==> flow/design.v <==
module encode_fsm(input logic [247:0] data, input logic clk_out, reset, start, output logic [61:0] coded_kmer, output logic coded_ready);
    always_ff @(posedge clk_out) begin
        if(reset==0) begin
            coded_ready<=0;
        end
        else if(start) begin  
            coded_kmer[ 0 ]<=data[ 1 ]^data[ 2 ];
            coded_kmer[ 2 ]<=data[ 9 ]^data[ 10 ];
            coded_kmer[ 4 ]<=data[ 17 ]^data[ 18 ];
            coded_kmer[ 6 ]<=data[ 25 ]^data[ 26 ];
            coded_kmer[ 8 ]<=data[ 33 ]^data[ 34 ];
            coded_kmer[ 10 ]<=data[ 41 ]^data[ 42 ];
            coded_kmer[ 12 ]<=data[ 49 ]^data[ 50 ];
            coded_kmer[ 14 ]<=data[ 57 ]^data[ 58 ];
            coded_kmer[ 16 ]<=data[ 65 ]^data[ 66 ];
            coded_kmer[ 18 ]<=data[ 73 ]^data[ 74 ];
            coded_kmer[ 20 ]<=data[ 81 ]^data[ 82 ];
            coded_kmer[ 22 ]<=data[ 89 ]^data[ 90 ];
            coded_kmer[ 24 ]<=data[ 97 ]^data[ 98 ];
            coded_kmer[ 26 ]<=data[ 105 ]^data[ 106 ];
            coded_kmer[ 28 ]<=data[ 113 ]^data[ 114 ];
            coded_kmer[ 30 ]<=data[ 121 ]^data[ 122 ];
            coded_kmer[ 32 ]<=data[ 129 ]^data[ 130 ];
            coded_kmer[ 34 ]<=data[ 137 ]^data[ 138 ];
            coded_kmer[ 36 ]<=data[ 145 ]^data[ 146 ];
            coded_kmer[ 38 ]<=data[ 153 ]^data[ 154 ];
            coded_kmer[ 40 ]<=data[ 161 ]^data[ 162 ];
            coded_kmer[ 42 ]<=data[ 169 ]^data[ 170 ];
            coded_kmer[ 44 ]<=data[ 177 ]^data[ 178 ];
            coded_kmer[ 46 ]<=data[ 185 ]^data[ 186 ];
            coded_kmer[ 48 ]<=data[ 193 ]^data[ 194 ];
            coded_kmer[ 50 ]<=data[ 201 ]^data[ 202 ];
            coded_kmer[ 52 ]<=data[ 209 ]^data[ 210 ];
            coded_kmer[ 54 ]<=data[ 217 ]^data[ 218 ];
            coded_kmer[ 56 ]<=data[ 225 ]^data[ 226 ];
            coded_kmer[ 58 ]<=data[ 233 ]^data[ 234 ];
            coded_kmer[ 60 ]<=data[ 241 ]^data[ 242 ];
            coded_kmer[ 1 ]<=data[ 2 ];
            coded_kmer[ 3 ]<=data[ 10 ];
            coded_kmer[ 5 ]<=data[ 18 ];
            coded_kmer[ 7 ]<=data[ 26 ];
            coded_kmer[ 9 ]<=data[ 34 ];
            coded_kmer[ 11 ]<=data[ 42 ];
            coded_kmer[ 13 ]<=data[ 50 ];
            coded_kmer[ 15 ]<=data[ 58 ];
            coded_kmer[ 17 ]<=data[ 66 ];
            coded_kmer[ 19 ]<=data[ 74 ];
            coded_kmer[ 21 ]<=data[ 82 ];
            coded_kmer[ 23 ]<=data[ 90 ];
            coded_kmer[ 25 ]<=data[ 98 ];
            coded_kmer[ 27 ]<=data[ 106 ];
            coded_kmer[ 29 ]<=data[ 114 ];
            coded_kmer[ 31 ]<=data[ 122 ];
            coded_kmer[ 33 ]<=data[ 130 ];
            coded_kmer[ 35 ]<=data[ 138 ];
            coded_kmer[ 37 ]<=data[ 146 ];
            coded_kmer[ 39 ]<=data[ 154 ];
            coded_kmer[ 41 ]<=data[ 162 ];
            coded_kmer[ 43 ]<=data[ 170 ];
            coded_kmer[ 45 ]<=data[ 178 ];
            coded_kmer[ 47 ]<=data[ 186 ];
            coded_kmer[ 49 ]<=data[ 194 ];
            coded_kmer[ 51 ]<=data[ 202 ];
            coded_kmer[ 53 ]<=data[ 210 ];
            coded_kmer[ 55 ]<=data[ 218 ];
            coded_kmer[ 57 ]<=data[ 226 ];
            coded_kmer[ 59 ]<=data[ 234 ];
            coded_kmer[ 61 ]<=data[ 242 ];
            coded_ready<=1;
        end
        else if(coded_ready) begin  
            coded_ready<=0;      
        end
    end
endmodule
module canonic_fsm(input logic clk_out, reset, coded_ready, input logic [61:0]coded_kmer, 
					  output logic [61:0]k_canon, output logic canon_ready);  
	logic [61:0]k;    
	logic state;  
	always_ff @(posedge clk_out) begin
		if(reset==0) begin
			state<=0;
		end
		else if(coded_ready) begin
			state<=1;
		end
		else if(canon_ready) begin
			state<=0;	
		end	
	end
    always_comb begin
        begin
			k[ 1 : 0 ]=~coded_kmer[ 61 : 60 ];
			k[ 3 : 2 ]=~coded_kmer[ 59 : 58 ];
			k[ 5 : 4 ]=~coded_kmer[ 57 : 56 ];
			k[ 7 : 6 ]=~coded_kmer[ 55 : 54 ];
			k[ 9 : 8 ]=~coded_kmer[ 53 : 52 ];
			k[ 11 : 10 ]=~coded_kmer[ 51 : 50 ];
			k[ 13 : 12 ]=~coded_kmer[ 49 : 48 ];
			k[ 15 : 14 ]=~coded_kmer[ 47 : 46 ];
			k[ 17 : 16 ]=~coded_kmer[ 45 : 44 ];
			k[ 19 : 18 ]=~coded_kmer[ 43 : 42 ];
			k[ 21 : 20 ]=~coded_kmer[ 41 : 40 ];
			k[ 23 : 22 ]=~coded_kmer[ 39 : 38 ];
			k[ 25 : 24 ]=~coded_kmer[ 37 : 36 ];
			k[ 27 : 26 ]=~coded_kmer[ 35 : 34 ];
			k[ 29 : 28 ]=~coded_kmer[ 33 : 32 ];
			k[ 31 : 30 ]=~coded_kmer[ 31 : 30 ];
			k[ 33 : 32 ]=~coded_kmer[ 29 : 28 ];
			k[ 35 : 34 ]=~coded_kmer[ 27 : 26 ];
			k[ 37 : 36 ]=~coded_kmer[ 25 : 24 ];
			k[ 39 : 38 ]=~coded_kmer[ 23 : 22 ];
			k[ 41 : 40 ]=~coded_kmer[ 21 : 20 ];
			k[ 43 : 42 ]=~coded_kmer[ 19 : 18 ];
			k[ 45 : 44 ]=~coded_kmer[ 17 : 16 ];
			k[ 47 : 46 ]=~coded_kmer[ 15 : 14 ];
			k[ 49 : 48 ]=~coded_kmer[ 13 : 12 ];
			k[ 51 : 50 ]=~coded_kmer[ 11 : 10 ];
			k[ 53 : 52 ]=~coded_kmer[ 9 : 8 ];
			k[ 55 : 54 ]=~coded_kmer[ 7 : 6 ];
			k[ 57 : 56 ]=~coded_kmer[ 5 : 4 ];
			k[ 59 : 58 ]=~coded_kmer[ 3 : 2 ];
			k[ 61 : 60 ]=~coded_kmer[ 1 : 0 ];
			if(k<coded_kmer) begin
				k_canon=k;
			end
			else begin
				k_canon=coded_kmer;  
			end
		end
		canon_ready=state;
    end                                                     
endmodule
module k_canon_to_hash_result_velocidad_3pasos(input logic clk_out, reset, canon_ready, input logic [61:0]k_canon,  
							  output logic [63:0] hash_result, output logic hash_ready);
    logic [63:0] k0, k1, k2, k3, k4, k5, k6;
	logic [8:0] state, nextstate;  
	logic [31:0] x0, x1, x2, x3, x4, x5,x6, x7, x8, x9, 
	             x0_, x1_, x2_, x3_, x4_, x5_,x6_, x7_, x8_, x9_;
	logic [18:0] y0, y1, y2, w0, w1, w2, n0, 
				 y0_, y1_, y2_, w0_, w1_, w2_, n0_;
	always_ff @(posedge clk_out) begin
		if(reset==0) begin
			state<=0;
			hash_ready<=0;
		end
		else if(canon_ready) begin
			state<=1;
		end  
		else if(state==0) begin
			hash_ready<=0;  
		end	 
		else if(state==1) begin
			state<=2;
		end  
		else if(state==2) begin
			state<=3;
		end  
		else if(state==3) begin
			state<=4;
		end  
		else if(state==4) begin
			state<=5;
		end  
		else if(state==5) begin
			state<=6;
		end  
		else if(state==6) begin
			state<=7;
		end  
		else if(state==7) begin
			state<=8;		
		end  
		else if(state==8) begin
			state<=9;
		end  
		else if(state==9) begin
			state<=10;
		end  
		else if(state==10) begin
			state<=11;
		end  
		else if(state==11) begin
			state<=12;
		end  
		else if(state==12) begin
			state<=13;
		end  
		else if(state==13) begin
			state<=14;
		end  
		else if(state==14) begin
			state<=0;
			hash_ready<=1;
		end  
	end  
	always_ff @(posedge clk_out) begin
	case(state)
		1: k0 <= k_canon>>33;
		2: k1 <= k0^k_canon;
		3: begin
			x0<=k1[15:0]*'b1000110011001101;
			x1<=k1[31:16]*'b1000110011001101;
			x2<=k1[15:0]*'b1110110101010101;
			x3<=k1[15:0]*'b1010111111010111;
			x4<=k1[31:16]*'b1110110101010101;
			x5<=k1[47:32]*'b1000110011001101;
			x6<=k1[15:0]*'b1111111101010001;
			x7<=k1[31:16]*'b1010111111010111;
			x8<=k1[47:32]*'b1110110101010101;
			x9<=k1[63:48]*'b1000110011001101;
		end
		4: begin
			y0<= x3[31:16]  + x4[31:16]  + x5[31:16];
			y1<= x6[15:0] + x7[15:0] + x8[15:0];
			w0<= x1[31:16] + x2[31:16] + x3[15:0];
			w1<= x4[15:0] + x5[15:0];
			n0<= x0[31:16] + x2[15:0] + x1[15:0];
			k2[15:0]<= x0[15:0];
		end
		5: begin
			y2<= y0 + y1 + x9[15:0];
			w2<= w0 + w1 + n0[17:16];
			k2[31:16]<=n0;
		end
		6: begin
			k2[63:48]<= y2 + w2[18:16];
			k2[47:32]<= w2;		
		end
		7: k3 <= k2>>33;
		8: k4 <= k3^k2;
		9: begin
			x0_<=k4[15:0]*'b1110110001010011;
			x1_<=k4[31:16]*'b1110110001010011;
			x2_<=k4[15:0]*'b0001101010000101;
			x3_<=k4[15:0]*'b1011100111111110;
			x4_<=k4[31:16]*'b0001101010000101;
			x5_<=k4[47:32]*'b1110110001010011;
			x6_<=k4[15:0]*'b1100010011001110;
			x7_<=k4[31:16]*'b1011100111111110;
			x8_<=k4[47:32]*'b0001101010000101;
			x9_<=k4[63:48]*'b1110110001010011;
		end
		10: begin
            y0_<= x3_[31:16]  + x4_[31:16]  + x5_[31:16];
			y1_<= x6_[15:0] + x7_[15:0] + x8_[15:0];
			w0_<= x1_[31:16] + x2_[31:16] + x3_[15:0];
			w1_<= x4_[15:0] + x5_[15:0];
			n0_<= x0_[31:16] + x2_[15:0] + x1_[15:0];
			k5[15:0]<= x0_[15:0];
		end
		11: begin
			y2_<= y0_ + y1_ + x9_[15:0];
			w2_<= w0_ + w1_ + n0_[17:16];
			k5[31:16]<=n0_;
        end
		12: begin
			k5[63:48]<= y2_ + w2_[18:16];
			k5[47:32]<= w2_;
		end
		13: k6 <= k5>>33;
		14: hash_result <= k6^k5;
	endcase
	end
endmodule: k_canon_to_hash_result_velocidad_3pasos
module ldz_position(input logic reset, clk_out, hash_ready, input logic [63:0]hash_result, input logic start,  
output logic [5:0]ldz, output logic ldz_ready, output logic [31:0] sum_ldz);
	logic state;  
	logic [63:0]Ms;
    logic [31:0] bits32;
    logic [15:0] bits16;
    logic [8:0] bits8;
    logic [3:0] bits4;
    logic [1:0] bits2; 
    logic bits[31:0];
	always_ff @(posedge clk_out) begin
	    if(reset==0) begin
            ldz_ready<= 0;
            sum_ldz<=0;
            state<=0;
        end
        else begin
		if(hash_ready) begin
			state<=1;
		end
		else begin
			state<=0;	
		end	
        if(state) begin
            ldz_ready<=1;
            sum_ldz<=sum_ldz+ldz;
        end
        else begin
            ldz_ready<=0;
        end
        end
	end 
    always_comb begin
        begin
			Ms[13:0]=14'b10000000000000;
			Ms[63:14]=hash_result[63:14];
			ldz[5]=(Ms[63:32]==0);  
			if(ldz[5])
				bits32= Ms[31:0];
			else
				bits32[31:0]= Ms[63:32];  
			ldz[4]= (bits32[31:16]==0);  
			 if(ldz[4])
				bits16=bits32[15:0]; 
			 else             
				bits16=bits32[31:16];  
			 ldz[3]=(bits16[15:8]==0);  
			 if(ldz[3])
				bits8=bits16[7:0];
			 else
				bits8=bits16[15:8];
			 ldz[2]=(bits8[7:4]==0);
			 if(ldz[2])
				bits4=bits8[3:0];  
			 else
				bits4=bits8[7:4];
			 ldz[1]=(bits4[3:2]==0); 
			 if(ldz[1])
				bits2=bits4[1:0];            
			 else
				bits2=bits4[3:2];			 
			 ldz[0]=(bits2[1]==0); 
		end
    end
endmodule: ldz_position
module kmer_hash_top(
    input  logic        clk_out,
    input  logic        reset,         
    input  logic        in_valid,
    input  logic [7:0]  in_char,
    output logic        in_ready,
    output logic        out_valid,
    output logic [63:0] out_hash,
    output logic [5:0]  out_ldz,
    output logic [31:0] out_sum
);
    logic [247:0] data;
    logic [4:0]   count;
    logic         busy;
    logic         start;
    logic [61:0]  coded_kmer;  logic coded_ready;
    logic [61:0]  k_canon;     logic canon_ready;
    logic [63:0]  hash_result; logic hash_ready;
    logic [5:0]   ldz;         logic ldz_ready;
    logic [31:0]  sum_ldz;
    assign in_ready = ~busy;
    always_ff @(posedge clk_out) begin
        if(reset==0) begin
            data<=0;
            count<=0;
            busy<=0;
            start<=0;
        end
        else begin
            start<=0;
            if(in_valid && !busy) begin
                if(in_char==8'b0) begin
                    data<=0;
                    count<=0;
                end
                else begin
                    data[247:8]<=data[239:0];
                    data[7:0]<=in_char;
                    if(count>=30) begin
                        count<=31;
                        start<=1;
                        busy<=1;
                    end
                    else begin
                        count<=count+1;
                    end
                end
            end
            else if(hash_ready) begin
                busy<=0;
            end
        end
    end
    encode_fsm f1(.data(data), .clk_out(clk_out), .reset(reset), .start(start),
                  .coded_kmer(coded_kmer), .coded_ready(coded_ready));
    canonic_fsm f2(.clk_out(clk_out), .reset(reset), .coded_ready(coded_ready),
                   .coded_kmer(coded_kmer), .k_canon(k_canon), .canon_ready(canon_ready));
    k_canon_to_hash_result_velocidad_3pasos f3(.clk_out(clk_out), .reset(reset),
                   .canon_ready(canon_ready), .k_canon(k_canon),
                   .hash_result(hash_result), .hash_ready(hash_ready));
    ldz_position f4(.reset(reset), .clk_out(clk_out), .hash_ready(hash_ready),
                    .hash_result(hash_result), .start(start),
                    .ldz(ldz), .ldz_ready(ldz_ready), .sum_ldz(sum_ldz));
    assign out_valid = ldz_ready;
    assign out_hash  = hash_result;
    assign out_ldz   = ldz;
    assign out_sum   = sum_ldz;
endmodule
# [Reports on kmer_hash_top]
# Module kmer_hash_top before and after one edit of its RTL, step after step.
# Lines under "before" count in the file above, lines under "after" in the edited file.
# "change": "after" minus "before" as printed here.
# Operators carry their Yosys type and port widths (W data, S select, Z words).
# Not given: n/a
[inputs] design="kmer_hash_top" clock="clk_out" lib="sky130hd" pvt_corner="tt_025C_1v80"

# [The edit]
# The edit as a unified diff against the file above.
# A script made this edit. It changes what the design does and was not meant as an optimisation.
# begin of diff
@@ -275,10 +275,5 @@
     logic bits[31:0];
 	always_ff @(posedge clk_out) begin
-	    if(reset==0) begin
-            ldz_ready<= 0;
-            sum_ldz<=0;
-            state<=0;
-        end
-        else begin
+	    begin
 		if(hash_ready) begin
 			state<=1;
# end of diff

# [Word level]
# Yosys after proc, flatten, opt, wreduce and memory -nomap, before mapping. Memory bits, and registers merged into a memory's read port (data or address), are not among the register bits. Print and check cells are not counted. Equal cells are merged and count once.
[bits] item="ff_bits" before=1524 after=1524 change=0
[bits] item="latchBits" before=0 after=0 change=0
[bits] item="mem_bits_rw" before=0 after=0 change=0
[bits] item="romBits" before=0 after=0 change=0
[bits] item="clocked_rd_ports_x_width" before=0 after=0 change=0
[bits] item="memories" before=0 after=0 change=0
[bits] item="wordCells" before=346 after=346 change=0
[op_classes] item="n_addsub" before=30 after=30 change=0
[op_classes] item="n_mul" before=20 after=20 change=0
[op_classes] item="n_div" before=0 after=0 change=0
[op_classes] item="compare" before=2 after=2 change=0
[op_classes] item="n_eq" before=30 after=30 change=0
[op_classes] item="shift" before=0 after=0 change=0
[op_classes] item="muxes" before=50 after=50 change=0
[op_classes] item="bitwise" before=71 after=71 change=0
[op_classes] item="n_reduce_logical" before=20 after=20 change=0
# Operator kinds equal on both sides are left out: 56.

# [Logic depth]
# Longest topological path by Yosys (ltp), each cell counted once; first at word level (registers and memories cut), then after technology mapping (sequential cells cut; the memories' decode and read muxes count).
[logic_depth] item="ltp_word" before=17 after=17 change=0
[logic_depth] item="ABC_AREA" before="0" after="0"
[logic_depth] item="mapped_depth" before=24 after=23 change=-1

# [Netlist]
# Source: synth_stat.txt of the flow (Yosys; design flattened, memories mapped). It holds for the ABC_AREA given above (unset counts as 0); a run with the other value may have another netlist.
[types] cell="sky130_fd_sc_hd__nand2_1" before=311 after=236 change=-75
[types] cell="sky130_fd_sc_hd__a22o_1" before=5 after=64 change=59
[types] cell="sky130_fd_sc_hd__nand3_1" before=171 after=113 change=-58
[types] cell="sky130_fd_sc_hd__nor2_1" before=371 after=417 change=46
[types] cell="sky130_fd_sc_hd__mux2i_1" before=40 after=3 change=-37
[types] cell="sky130_fd_sc_hd__nor3_1" before=154 after=119 change=-35
[types] cell="sky130_fd_sc_hd__edfxtp_1" before=1191 after=1223 change=32
[types] cell="sky130_fd_sc_hd__dfxtp_1" before=121 after=89 change=-32
[types] cell="sky130_fd_sc_hd__o21ai_0" before=285 after=256 change=-29
[types] cell="sky130_fd_sc_hd__xnor2_1" before=597 after=624 change=27
[types] cell="sky130_fd_sc_hd__a21oi_1" before=443 after=470 change=27
[types] cell="sky130_fd_sc_hd__and3_1" before=62 after=38 change=-24
[types] cell="sky130_fd_sc_hd__or3_1" before=48 after=26 change=-22
[types] cell="sky130_fd_sc_hd__nor2b_1" before=64 after=79 change=15
[types] cell="sky130_fd_sc_hd__o211ai_1" before=36 after=22 change=-14
[types] cell="sky130_fd_sc_hd__inv_1" before=2427 after=2440 change=13
[types] cell="sky130_fd_sc_hd__xor2_1" before=251 after=238 change=-13
[types] cell="sky130_fd_sc_hd__o21bai_1" before=82 after=71 change=-11
# Cell types equal on both sides are left out: 6.
# Not every row of either side is listed.
[synth_totals] item="stdcells" before=10871 after=10727 change=-144
[synth_totals] item="yosys_area_mm2" before=0.1233571 after=0.1229379 change=-0.0004192
[synth_totals] item="ffs" before=1312 after=1312 change=0
[synth_totals] item="buffers" before=54 after=38 change=-16
# The figures by module come from a second, unflattened synthesis with its own total; it is not the netlist above.
[unflattened] item="hier_cells" before=11741 after=11701 change=-40
[unflattened] item="hier_area_mm2" before=0.1324458 after=0.1323507 change=-0.0000951
# Rows give one instance, submodules left out.
[modules_before] mod="k_canon_to_hash_result_velocidad_3pasos" instances=1 cells=9986 mod_area_mm2=0.1152843 mod_seq_area_mm2=0.0342228
[modules_before] mod="kmer_hash_top" instances=1 cells=1172 mod_area_mm2=0.010983 mod_seq_area_mm2=0.0051049
[modules_before] mod="ldz_position" instances=1 cells=279 mod_area_mm2=0.0023585 mod_seq_area_mm2=0.0006807
[modules_before] mod="encode_fsm" instances=1 cells=96 mod_area_mm2=0.0021658 mod_seq_area_mm2=0.0018818
[modules_before] mod="canonic_fsm" instances=1 cells=208 mod_area_mm2=0.0016541 mod_seq_area_mm2=0.00002
[modules_after] mod="k_canon_to_hash_result_velocidad_3pasos" instances=1 cells=9988 mod_area_mm2=0.1152055 mod_seq_area_mm2=0.0342228
[modules_after] mod="kmer_hash_top" instances=1 cells=1172 mod_area_mm2=0.010983 mod_seq_area_mm2=0.0051049
[modules_after] mod="ldz_position" instances=1 cells=237 mod_area_mm2=0.0023422 mod_seq_area_mm2=0.001001
[modules_after] mod="encode_fsm" instances=1 cells=96 mod_area_mm2=0.0021658 mod_seq_area_mm2=0.0018818
[modules_after] mod="canonic_fsm" instances=1 cells=208 mod_area_mm2=0.0016541 mod_seq_area_mm2=0.00002

# [Path before layout]
# Path of least setup slack by OpenSTA after synthesis, without wires, with an ideal clock, recovery checks aside; 20% of the period is set as input and as output delay. Where synthesis merged equal registers, the netlist keeps one of their names.
[synth_path] item="path_type" before="flip-flop to flip-flop" after="flip-flop to flip-flop"
[synth_path] item="startpoint" before="register f3.k1[5]" after="register f3.state"
[synth_path] item="endpoint" before="register f3.x3[31]" after="register f3.x0[10]"
[synth_path] item="clock_period_ns" before=7.5 after=7.5 change=0.0
[synth_path] item="t_first_pin_ns" before=0.000 after=0.000 change=0.000
[synth_path] item="t_arrival_ns" before=6.197 after=5.626 change=-0.571
[synth_path] item="t_required_ns" before=7.223 after=6.871 change=-0.352
[synth_path] item="slack_ns" before=1.025 after=1.245 change=0.220
[synth_path] item="path_delay_ns" before=6.474 after=6.255 change=-0.219
[synth_path] item="path_stages" before=24 after=1 change=-23
[synth_path] item="path_buffers" before=0 after=0 change=0
[synth_path] item="synth_period_reached_ns" before=6.475 after=6.255 change=-0.220
# "path_delay_ns" = arrival - input delay + setup time.
# "path_stages" counts driving pins, that of a launching flip-flop among them; a cell with two outputs on the path counts twice.
# "synth_period_reached_ns" is the clock period less the worst setup slack; recovery checks do not enter. This is arithmetic on one report: input and output delays are still those of the set period (20% each).
# Where an end lacks its bit number, it is one bit of the signal, or one of the new flip-flops if synthesis recoded a state register.
# Between the ends stands the longest chain of elaborated cells between them, by number of cells; it is not shown to be the way that was timed. Of several equally long chains one is given.
# A line is the first line of the expression or statement that the cell stems from. Yosys adds cells for indexed reads and writes and turns some case tables into memories.
# At most two assigning lines are given for a register; there are more.
[synth_between_before] cell_sequence="sky130_fd_sc_hd__edfxtp_1 > sky130_fd_sc_hd__inv_1 > sky130_fd_sc_hd__ha_1 > sky130_fd_sc_hd__fa_1 > sky130_fd_sc_hd__inv_1 > sky130_fd_sc_hd__fa_1 > sky130_fd_sc_hd__inv_1 > sky130_fd_sc_hd__fa_1 > sky130_fd_sc_hd__inv_1 > sky130_fd_sc_hd__fa_1 > sky130_fd_sc_hd__inv_1 > sky130_fd_sc_hd__fa_1 > sky130_fd_sc_hd__inv_1 > sky130_fd_sc_hd__ha_1 > sky130_fd_sc_hd__or3_1 > sky130_fd_sc_hd__or3_1 > sky130_fd_sc_hd__nor3_1 > sky130_fd_sc_hd__o31ai_1 > sky130_fd_sc_hd__a31oi_1 > sky130_fd_sc_hd__a21o_1 > sky130_fd_sc_hd__o31a_1 > sky130_fd_sc_hd__o21ai_1 > sky130_fd_sc_hd__o311ai_0 > sky130_fd_sc_hd__o211ai_1" elab_chain_len=1 cells_between=1 cone_lines=1 cone_classes="1 x mul"
[synth_rtl_before] item="from (decl)" line=136 rtl="logic [63:0] k0, k1, k2, k3, k4, k5, k6;"
[synth_rtl_before] item="from (assign)" line=200 rtl="2: k1 <= k0^k_canon;"
[synth_rtl_before] item="$mul A16 B16 Y32" line=205 rtl="x3<=k1[15:0]*'b1010111111010111;"
[synth_rtl_before] item="to (assign)" line=205
[synth_rtl_before] item="to (decl)" line=138 rtl="logic [31:0] x0, x1, x2, x3, x4, x5,x6, x7, x8, x9,"
[synth_between_after] cell_sequence="sky130_fd_sc_hd__dfxtp_1" elab_chain_len=1 cells_between=1 cone_classes="1 x eq/ne"
[synth_rtl_after] item="from (decl)" line=137 rtl="logic [8:0] state, nextstate;"
[synth_rtl_after] item="from (assign)" line=144 rtl="state<=0;"
[synth_rtl_after] item="from (assign)" line=148 rtl="state<=1;"
[synth_rtl_after] item="$eq A9 B2 Y1" line=198 rtl="case(state)"
[synth_rtl_after] item="to (assign)" line=202 rtl="x0<=k1[15:0]*'b1000110011001101;"
[synth_rtl_after] item="to (decl)" line=138 rtl="logic [31:0] x0, x1, x2, x3, x4, x5,x6, x7, x8, x9,"

# [Timing after layout]
# Path of least setup slack in the final report of the runs of pair 1 (OpenROAD, finished layout, wires in). Where an end is a register, its clock arrival counts in the times.
[layout_path] item="path_type" before="flip-flop to flip-flop" after="flip-flop to flip-flop"
[layout_path] item="startpoint" before="register f3.k1[10]" after="register f3.k4[13]"
[layout_path] item="endpoint" before="register f3.x3[31]" after="register f3.x3_[31]"
[layout_path] item="clock_period_ns" before=7.24 after=7.24 change=0.00
[layout_path] item="t_first_pin_ns" before=0.82 after=0.81 change=-0.01
[layout_path] item="t_arrival_ns" before=7.38 after=7.32 change=-0.06
[layout_path] item="t_required_ns" before=7.77 after=7.78 change=0.01
[layout_path] item="slack_ns" before=0.39 after=0.46 change=0.07
[layout_path] item="path_stages" before=24 after=19 change=-5
[layout_path] item="path_buffers" before=0 after=0 change=0
# Between the ends stands the longest chain of elaborated cells between them, by number of cells; it is not shown to be the way that was timed. Of several equally long chains one is given.
[layout_between_before] cell_sequence="sky130_fd_sc_hd__edfxtp_1 > sky130_fd_sc_hd__ha_1 > sky130_fd_sc_hd__inv_1 > sky130_fd_sc_hd__fa_1 > sky130_fd_sc_hd__inv_1 > sky130_fd_sc_hd__fa_1 > sky130_fd_sc_hd__inv_1 > sky130_fd_sc_hd__fa_1 > sky130_fd_sc_hd__inv_1 > sky130_fd_sc_hd__fa_1 > sky130_fd_sc_hd__inv_1 > sky130_fd_sc_hd__fa_1 > sky130_fd_sc_hd__inv_1 > sky130_fd_sc_hd__ha_1 > sky130_fd_sc_hd__or3_1 > sky130_fd_sc_hd__or3_1 > sky130_fd_sc_hd__nor3_1 > sky130_fd_sc_hd__o31ai_1 > sky130_fd_sc_hd__a31oi_2 > sky130_fd_sc_hd__a21o_1 > sky130_fd_sc_hd__o31a_1 > sky130_fd_sc_hd__o21ai_1 > sky130_fd_sc_hd__o311ai_0 > sky130_fd_sc_hd__o211ai_1" elab_chain_len=1 cells_between=1 cone_lines=1 cone_classes="1 x mul"
[layout_rtl_before] item="from (decl)" line=136 rtl="logic [63:0] k0, k1, k2, k3, k4, k5, k6;"
[layout_rtl_before] item="from (assign)" line=200 rtl="2: k1 <= k0^k_canon;"
[layout_rtl_before] item="$mul A16 B16 Y32" line=205 rtl="x3<=k1[15:0]*'b1010111111010111;"
[layout_rtl_before] item="to (assign)" line=205
[layout_rtl_before] item="to (decl)" line=138 rtl="logic [31:0] x0, x1, x2, x3, x4, x5,x6, x7, x8, x9,"
[layout_between_after] cell_sequence="sky130_fd_sc_hd__edfxtp_1 > sky130_fd_sc_hd__fa_1 > sky130_fd_sc_hd__inv_1 > sky130_fd_sc_hd__fa_1 > sky130_fd_sc_hd__fa_1 > sky130_fd_sc_hd__inv_1 > sky130_fd_sc_hd__fa_1 > sky130_fd_sc_hd__fa_1 > sky130_fd_sc_hd__inv_1 > sky130_fd_sc_hd__fa_1 > sky130_fd_sc_hd__inv_1 > sky130_fd_sc_hd__ha_1 > sky130_fd_sc_hd__nand3_1 > sky130_fd_sc_hd__or4_1 > sky130_fd_sc_hd__o221ai_1 > sky130_fd_sc_hd__o41ai_2 > sky130_fd_sc_hd__o31ai_1 > sky130_fd_sc_hd__or4_1 > sky130_fd_sc_hd__nand3_1" elab_chain_len=1 cells_between=1 cone_lines=1 cone_classes="1 x mul"
[layout_rtl_after] item="from (decl)" line=136 rtl="logic [63:0] k0, k1, k2, k3, k4, k5, k6;"
[layout_rtl_after] item="from (assign)" line=231 rtl="8: k4 <= k3^k2;"
[layout_rtl_after] item="$mul A16 B15 Y31" line=236 rtl="x3_<=k4[15:0]*'b1011100111111110;"
[layout_rtl_after] item="to (assign)" line=236
[layout_rtl_after] item="to (decl)" line=139 rtl="x0_, x1_, x2_, x3_, x4_, x5_,x6_, x7_, x8_, x9_;"

# [Measured runs]
# Both versions went through the flow (Yosys, OpenROAD) with the same settings in each pair. Constraints: input delay and output delay 20% of the set period each, output load 0.01 pF.
[flow_settings_pair_1] CORE_UTILIZATION=40 period_ns=7.24 CAP_MARGIN=20 CORE_MARGIN=2 SLEW_MARGIN=20
[results_pair_1] item="ys_area_mm2" before=0.1233571 after=0.1229379 change=-0.0004192
[results_pair_1] item="final_die_area_mm2" before=0.31285 after=0.311794 change=-0.001056
[results_pair_1] item="layout_stdcell_area_mm2" before=0.135759 after=0.135296 change=-0.000463
[results_pair_1] item="worstSetupSlack_ns" before=0.391 after=0.465 change=0.074
[results_pair_1] item="total_negative_slack_ns" before=0.000 after=0.000 change=0.000
[results_pair_1] item="worst_hold_slack_ns" before=0.392 after=0.412 change=0.020
[results_pair_1] item="power.total_w" before=0.016283 after=0.016323 change=0.000040
[flow_settings_pair_2] ABC_AREA=0 CELL_PAD_IN_SITES_GLOBAL_PLACEMENT=0 CORE_UTILIZATION=57 GPL_ROUTABILITY_DRIVEN=0 MAX_ROUTING_LAYER="met4" PLACE_DENSITY_LB_ADDON=0.16 SLEW_MARGIN=10 TNS_END_PERCENT=50 period_ns=4.91 CAP_MARGIN=20 CORE_MARGIN=2
[results_pair_2] item="ys_area_mm2" before=0.1233571 after=0.1229379 change=-0.0004192
[results_pair_2] item="final_die_area_mm2" before=0.220153 after=0.219413 change=-0.000740
[results_pair_2] item="layout_stdcell_area_mm2" before=0.151931 after=0.150329 change=-0.001602
[results_pair_2] item="worstSetupSlack_ns" before=-1.237 after=-1.235 change=0.002
[results_pair_2] item="total_negative_slack_ns" before=-122.058 after=-114.458 change=7.600
[results_pair_2] item="worst_hold_slack_ns" before=0.416 after=0.415 change=-0.001
[results_pair_2] item="power.total_w" before=0.024124 after=0.02312 change=-0.001004
# "power.total_w" rests on the timing tool's default activity at the inputs, not on a simulated workload.
